==> flow/design.v <==
module PPU (
    input clk,
    input rst,
    input i_en,
    input [32-1:0] data_in,
    input [11:0] scaling_factor,
    output logic[6:0] data_out,
    output logic valid,
    output logic [31:0] data_in_out
);
logic [32 - 1:0] relu_out;
logic [32:0] data_shift;
logic [7:0] data_quant;
logic [8:0] data_temp;
always @(*) begin
    relu_out = (data_in[32 - 1])? 32'd0 : data_in;
    /*verilator lint_off WIDTHEXPAND*/
    /*verilator lint_off WIDTHTRUNC*/
    data_shift = ({relu_out, 1'b0} / scaling_factor);
    /*verilator lint_on WIDTHTRUNC*/
    /*verilator lint_on WIDTHEXPAND*/
    data_temp = (data_shift > 127)? 254 : data_shift[8:0] + {8'b0, data_shift[0]};
end
always @(posedge clk) begin
    if(rst) begin
        valid <= 1'd0;
        data_out <= 7'd0;
        data_in_out <= 32'd0;
    end
    else begin
        valid <= i_en;
        data_out <= (i_en)? data_temp[7:1] : 7'd0;
        data_in_out <= data_in;
    end
end
endmodule
# --- Step by step through the tools: PPU ---
# The steps from the RTL of PPU to its reports follow in flow order.
# Line numbers count from 1 in the design file above.
setup:
  top_module: "PPU"
  clock_port: "clk"
  cell_library: "sky130hd"
  corner: "tt_025C_1v80"

# --- After elaboration ---
# Counts by Yosys on the flattened word-level netlist (proc, flatten, opt, wreduce; memories kept). Register bits leave out memories and registers merged into their read ports (data or address). Print and check cells are left out. Cells with the same type and inputs are merged into one.
word_totals:
  ff_bits: 40
  inputBits: 47
  output_inout_bits: 40
  word_cells: 10
classes:
  n_addsub: 1
  div_mod_pow: 1
  cmp: 1
  muxes: 2
  n_logic: 1
  reduce_logical: 1
op_table:
  columns: ["operator", "count"]
  rows:
  - ["33-bit by 12-bit divider with 33-bit output", 1]
  - ["33-bit by 7-bit > comparator with 1-bit output with constant B", 1]
  - ["31-bit two-way mux", 1]
  - ["8-bit by 1-bit adder with 8-bit output", 1]
  - ["8-bit two-way mux", 1]
  - ["2-bit OR reduction", 1]
  - ["1-bit NOT", 1]

# --- Depth ---
# Yosys ltp: most cells in a row. Word level: on the elaborated netlist, between registers, memories and ports. Mapped: between sequential cells and ports; inverters and the memories' decode and read muxes count.
depth:
  depth_word: 4
  ABC_AREA: 0
  depth_mapped: 495
  ltp_nobuf: 450

# --- After synthesis ---
# Source: synth_stat.txt of the flow (Yosys; design flattened, memories mapped). It holds for the ABC_AREA given above (unset counts as 0); a run with the other value may have another netlist.
# The area totals of this step are shown rounded.
types:
  columns: ["type", "count", "area_total_um2"]
  rows:
  - ["sky130_fd_sc_hd__ha_1", 331, 4.14E+03]
  - ["sky130_fd_sc_hd__o21a_1", 206, 1.55E+03]
  - ["sky130_fd_sc_hd__nor2_1", 324, 1.22E+03]
  - ["sky130_fd_sc_hd__nor3_1", 238, 1.19E+03]
  - ["sky130_fd_sc_hd__nand2_1", 281, 1.05E+03]
  - ["sky130_fd_sc_hd__a21oi_1", 201, 1.01E+03]
  - ["sky130_fd_sc_hd__xnor2_1", 109, 954.666]
  - ["sky130_fd_sc_hd__dfxtp_1", 40, 800.768]
  - ["sky130_fd_sc_hd__o21ai_0", 157, 785.754]
  - ["sky130_fd_sc_hd__o31ai_1", 93, 698.17]
  - ["sky130_fd_sc_hd__a21o_1", 91, 683.155]
  - ["sky130_fd_sc_hd__mux2_2", 60, 675.648]
  - ["sky130_fd_sc_hd__xor2_1", 77, 674.397]
  - ["sky130_fd_sc_hd__nor2b_1", 94, 588.064]
  - ["sky130_fd_sc_hd__nand3_1", 69, 345.331]
  - ["sky130_fd_sc_hd__or2_2", 54, 337.824]
  - ["sky130_fd_sc_hd__nand4_1", 53, 331.568]
  - ["sky130_fd_sc_hd__o211ai_1", 43, 322.81]
# Other cell types: 120; their cells: 837.
synth_totals:
  cell_count: 3358
  synth_area_mm2: 0.0237
  sequential_area_mm2: 0.000801
  ff_cells: 40
  buffers: 81

# --- Timing after synthesis ---
# Source: OpenSTA report_checks on the synthesized netlist (no wires, ideal clock, input and output delay 20% of the period each), path of least setup slack; recovery checks are left aside. Register names are those of the netlist, which keeps one name where synthesis merged equal registers.
synth_path:
  kind: "in2reg"
  from: "input port scaling_factor[0]"
  to: "register data_out[0]"
  tclk_ns: 120.0
  input_delay_ns: 24.000
  setup_time_ns: 0.070
  t_first_pin_ns: 24.000
  t_arrival_ns: 118.673
  t_required_ns: 119.930
  slack_ns: 1.257
  path_delay_ns: 94.743
  driving_pins: 474
  n_path_buf: 48
  synth_period_reached_ns: 118.743
# "path_delay_ns" is the arrival time less input delay plus setup time.
# "driving_pins" counts driving pins, that of a launching flip-flop among them; a cell with two outputs on the path counts twice.
# "synth_period_reached_ns" = period - worst setup slack (recovery checks aside). The figure is calculated, with input and output delays left at 20% of the set period.
# Between the ends stands the longest chain of elaborated cells between them, by number of cells; it is not shown to be the way that was timed. Of several equally long chains one is given.
# A line is the first line of the expression or statement that the cell stems from. Yosys adds cells for indexed reads and writes and turns some case tables into memories.
synth_between:
  path_cell_list: "sky130_fd_sc_hd__inv_1 -> sky130_fd_sc_hd__ha_1 -> sky130_fd_sc_hd__or4_1 -> sky130_fd_sc_hd__nor4_1 -> sky130_fd_sc_hd__a211oi_1 -> sky130_fd_sc_hd__inv_1 -> sky130_fd_sc_hd__ha_1 -> sky130_fd_sc_hd__o211ai_1 -> sky130_fd_sc_hd__a21oi_1 -> sky130_fd_sc_hd__o21a_1 -> sky130_fd_sc_hd__ha_1 -> sky130_fd_sc_hd__o21a_1 -> sky130_fd_sc_hd__nor4_1 -> sky130_fd_sc_hd__or3_1 -> sky130_fd_sc_hd__buf_2 -> sky130_fd_sc_hd__nor2_1 -> sky130_fd_sc_hd__or2_2 -> sky130_fd_sc_hd__ha_1 -> [438 not listed] -> sky130_fd_sc_hd__ha_1 -> sky130_fd_sc_hd__nor2b_1 -> sky130_fd_sc_hd__o21a_1 -> sky130_fd_sc_hd__o21ai_0 -> sky130_fd_sc_hd__nand2b_1 -> sky130_fd_sc_hd__a21oi_1 -> sky130_fd_sc_hd__o21ai_0 -> sky130_fd_sc_hd__a21oi_1 -> sky130_fd_sc_hd__nor2b_1 -> sky130_fd_sc_hd__o21ai_0 -> sky130_fd_sc_hd__o22ai_1 -> sky130_fd_sc_hd__or4_1 -> sky130_fd_sc_hd__o32ai_2 -> sky130_fd_sc_hd__o2111ai_2 -> sky130_fd_sc_hd__ha_1 -> sky130_fd_sc_hd__or2_2 -> sky130_fd_sc_hd__o21a_1 -> sky130_fd_sc_hd__a21oi_1"
  elab_chain_cells: 3
  cone_cells: 4
  lines_between: 2
  classes_between: "add/sub (1); div (1); compare (1); mux (1)"
synth_rtl:
  columns: ["element", "line_no", "source"]
  rows:
  - ["start: declaration", 6, "input [11:0] scaling_factor,"]
  - ["33-bit by 12-bit divider with 33-bit output", 19, "data_shift = ({relu_out, 1'b0} / scaling_factor);"]
  - ["8-bit by 1-bit adder with 8-bit output", 22, "data_temp = (data_shift > 127)? 254 : data_shift[8:0] + {8'b0, data_shift[0]};"]
  - ["8-bit two-way mux", 22, null]
  - ["end: assignment", 27, "data_out <= 7'd0;"]
  - ["end: assignment", 32, "data_out <= (i_en)? data_temp[7:1] : 7'd0;"]
  - ["end: declaration", 7, "output logic[6:0] data_out,"]

# --- Worst path after layout ---
# From the final timing report of flow run A: the path of least setup slack in the routed layout; clock arrival at registers is part of the times.
layout_path:
  kind: "in2reg"
  from: "input port scaling_factor[0]"
  to: "register data_out[0]"
  tclk_ns: 182.0
  input_delay_ns: 36.40
  setup_time_ns: 0.07
  t_first_pin_ns: 36.40
  t_arrival_ns: 154.65
  t_required_ns: 182.23
  slack_ns: 27.58
  driving_pins: 473
  n_path_buf: 51
# Between the ends stands the longest chain of elaborated cells between them, by number of cells; it is not shown to be the way that was timed. Of several equally long chains one is given.
layout_between:
  path_cell_list: "sky130_fd_sc_hd__clkdlybuf4s50_1 -> sky130_fd_sc_hd__inv_2 -> sky130_fd_sc_hd__buf_16 -> sky130_fd_sc_hd__ha_1 -> sky130_fd_sc_hd__or4_1 -> sky130_fd_sc_hd__nor4_1 -> sky130_fd_sc_hd__a211oi_1 -> sky130_fd_sc_hd__inv_1 -> sky130_fd_sc_hd__ha_1 -> sky130_fd_sc_hd__o211ai_1 -> sky130_fd_sc_hd__a21oi_1 -> sky130_fd_sc_hd__o21a_1 -> sky130_fd_sc_hd__ha_1 -> sky130_fd_sc_hd__o21a_1 -> sky130_fd_sc_hd__nor4_1 -> sky130_fd_sc_hd__or3_1 -> sky130_fd_sc_hd__buf_2 -> sky130_fd_sc_hd__nor2_1 -> [437 not listed] -> sky130_fd_sc_hd__ha_1 -> sky130_fd_sc_hd__nor2b_1 -> sky130_fd_sc_hd__o21a_1 -> sky130_fd_sc_hd__o21ai_0 -> sky130_fd_sc_hd__nand2b_1 -> sky130_fd_sc_hd__a21oi_1 -> sky130_fd_sc_hd__o21ai_0 -> sky130_fd_sc_hd__a21oi_1 -> sky130_fd_sc_hd__nor2b_1 -> sky130_fd_sc_hd__o21ai_0 -> sky130_fd_sc_hd__o22ai_1 -> sky130_fd_sc_hd__or4_1 -> sky130_fd_sc_hd__o32ai_2 -> sky130_fd_sc_hd__o2111ai_2 -> sky130_fd_sc_hd__ha_1 -> sky130_fd_sc_hd__or2_2 -> sky130_fd_sc_hd__o21a_1 -> sky130_fd_sc_hd__a21oi_1"
  elab_chain_cells: 3
  cone_cells: 4
  lines_between: 2
  classes_between: "add/sub (1); div (1); compare (1); mux (1)"
layout_rtl:
  columns: ["element", "line_no", "source"]
  rows:
  - ["start: declaration", 6, "input [11:0] scaling_factor,"]
  - ["33-bit by 12-bit divider with 33-bit output", 19, "data_shift = ({relu_out, 1'b0} / scaling_factor);"]
  - ["8-bit by 1-bit adder with 8-bit output", 22, "data_temp = (data_shift > 127)? 254 : data_shift[8:0] + {8'b0, data_shift[0]};"]
  - ["8-bit two-way mux", 22, null]
  - ["end: assignment", 27, "data_out <= 7'd0;"]
  - ["end: assignment", 32, "data_out <= (i_en)? data_temp[7:1] : 7'd0;"]
  - ["end: declaration", 7, "output logic[6:0] data_out,"]

# Design PPU on sky130hd. What follows are 3 stored runs of the flow, each under its own settings; their order means nothing. The constraints put input and output delay at 20% of the set period each and load the outputs with 0.01 pF.
# "period_less_ws_ns" is the run's clock period less its worst setup slack. It is reckoned from that one timing run; input and output delays stay at 20% of the period that was set.
# "worst_path_time_ns" means the part of the period allowed to the worst setup path (the constraints hold back 20% at inputs and 20% at outputs) less its slack; where the path has registers, the arrival times of their clocks count too.
# The results are shown rounded.
runs:
  - name: "flow run A"
    settings:
      ABC_AREA: 0
      CAP_MARGIN: 10
      CELL_PAD_IN_SITES_DETAIL_PLACEMENT: 1
      CELL_PAD_IN_SITES_GLOBAL_PLACEMENT: 2
      CORE_UTILIZATION: 48
      CTS_CLUSTER_SIZE: 57
      GPL_ROUTABILITY_DRIVEN: 1
      GPL_TIMING_DRIVEN: 0
      MAX_ROUTING_LAYER: "met4"
      MIN_ROUTING_LAYER: "met2"
      PLACE_DENSITY_LB_ADDON: 0.21
      SLEW_MARGIN: 15
      TNS_END_PERCENT: 40
      period_ns: 182.0
      CORE_MARGIN: 2
    results:
      synth_chip_area_mm2: 0.0237
      tns_setup_ns: 0.000
      setup_worst_slack_ns: 27.6
      period_less_ws_ns: 154.423
      worst_path_time_ns: 118.02
      critical_path_kind: "in2reg"
      die_area_mm2: 0.0513
      timing.hold.ws_ns: 36.7
      finish.utilization_pct: 52.9
      final_cell_area_mm2: 0.0258
  - name: "flow run B"
    settings:
      ABC_AREA: 0
      CAP_MARGIN: 0
      CORE_UTILIZATION: 72
      GPL_ROUTABILITY_DRIVEN: 1
      MIN_ROUTING_LAYER: "met1"
      PLACE_DENSITY_LB_ADDON: 0.21
      SLEW_MARGIN: 40
      period_ns: 182.0
      CORE_MARGIN: 2
    results:
      synth_chip_area_mm2: 0.0237
      tns_setup_ns: 0.000
      setup_worst_slack_ns: 40.0
      period_less_ws_ns: 142.046
      worst_path_time_ns: 105.65
      critical_path_kind: "in2reg"
      die_area_mm2: 0.0345
      timing.hold.ws_ns: 36.7
      finish.utilization_pct: 77.4
      final_cell_area_mm2: 0.0252
  - name: "flow run C"
    settings:
      CORE_MARGIN: 4
      CORE_UTILIZATION: 38
      CTS_CLUSTER_SIZE: 38
      GPL_TIMING_DRIVEN: 1
      MIN_ROUTING_LAYER: "met1"
      PLACE_DENSITY_LB_ADDON: 0.11
      SETUP_SLACK_MARGIN: 3.99
      SLEW_MARGIN: 15
      TNS_END_PERCENT: 20
      period_ns: 90.1
      CAP_MARGIN: 20
    results:
      synth_chip_area_mm2: 0.0237
      tns_setup_ns: -54.5
      setup_worst_slack_ns: -7.86
      period_less_ws_ns: 97.958
      worst_path_time_ns: 79.94
      critical_path_kind: "in2reg"
      die_area_mm2: 0.0666
      timing.hold.ws_ns: 18.3
      finish.utilization_pct: 64.3
      final_cell_area_mm2: 0.0397
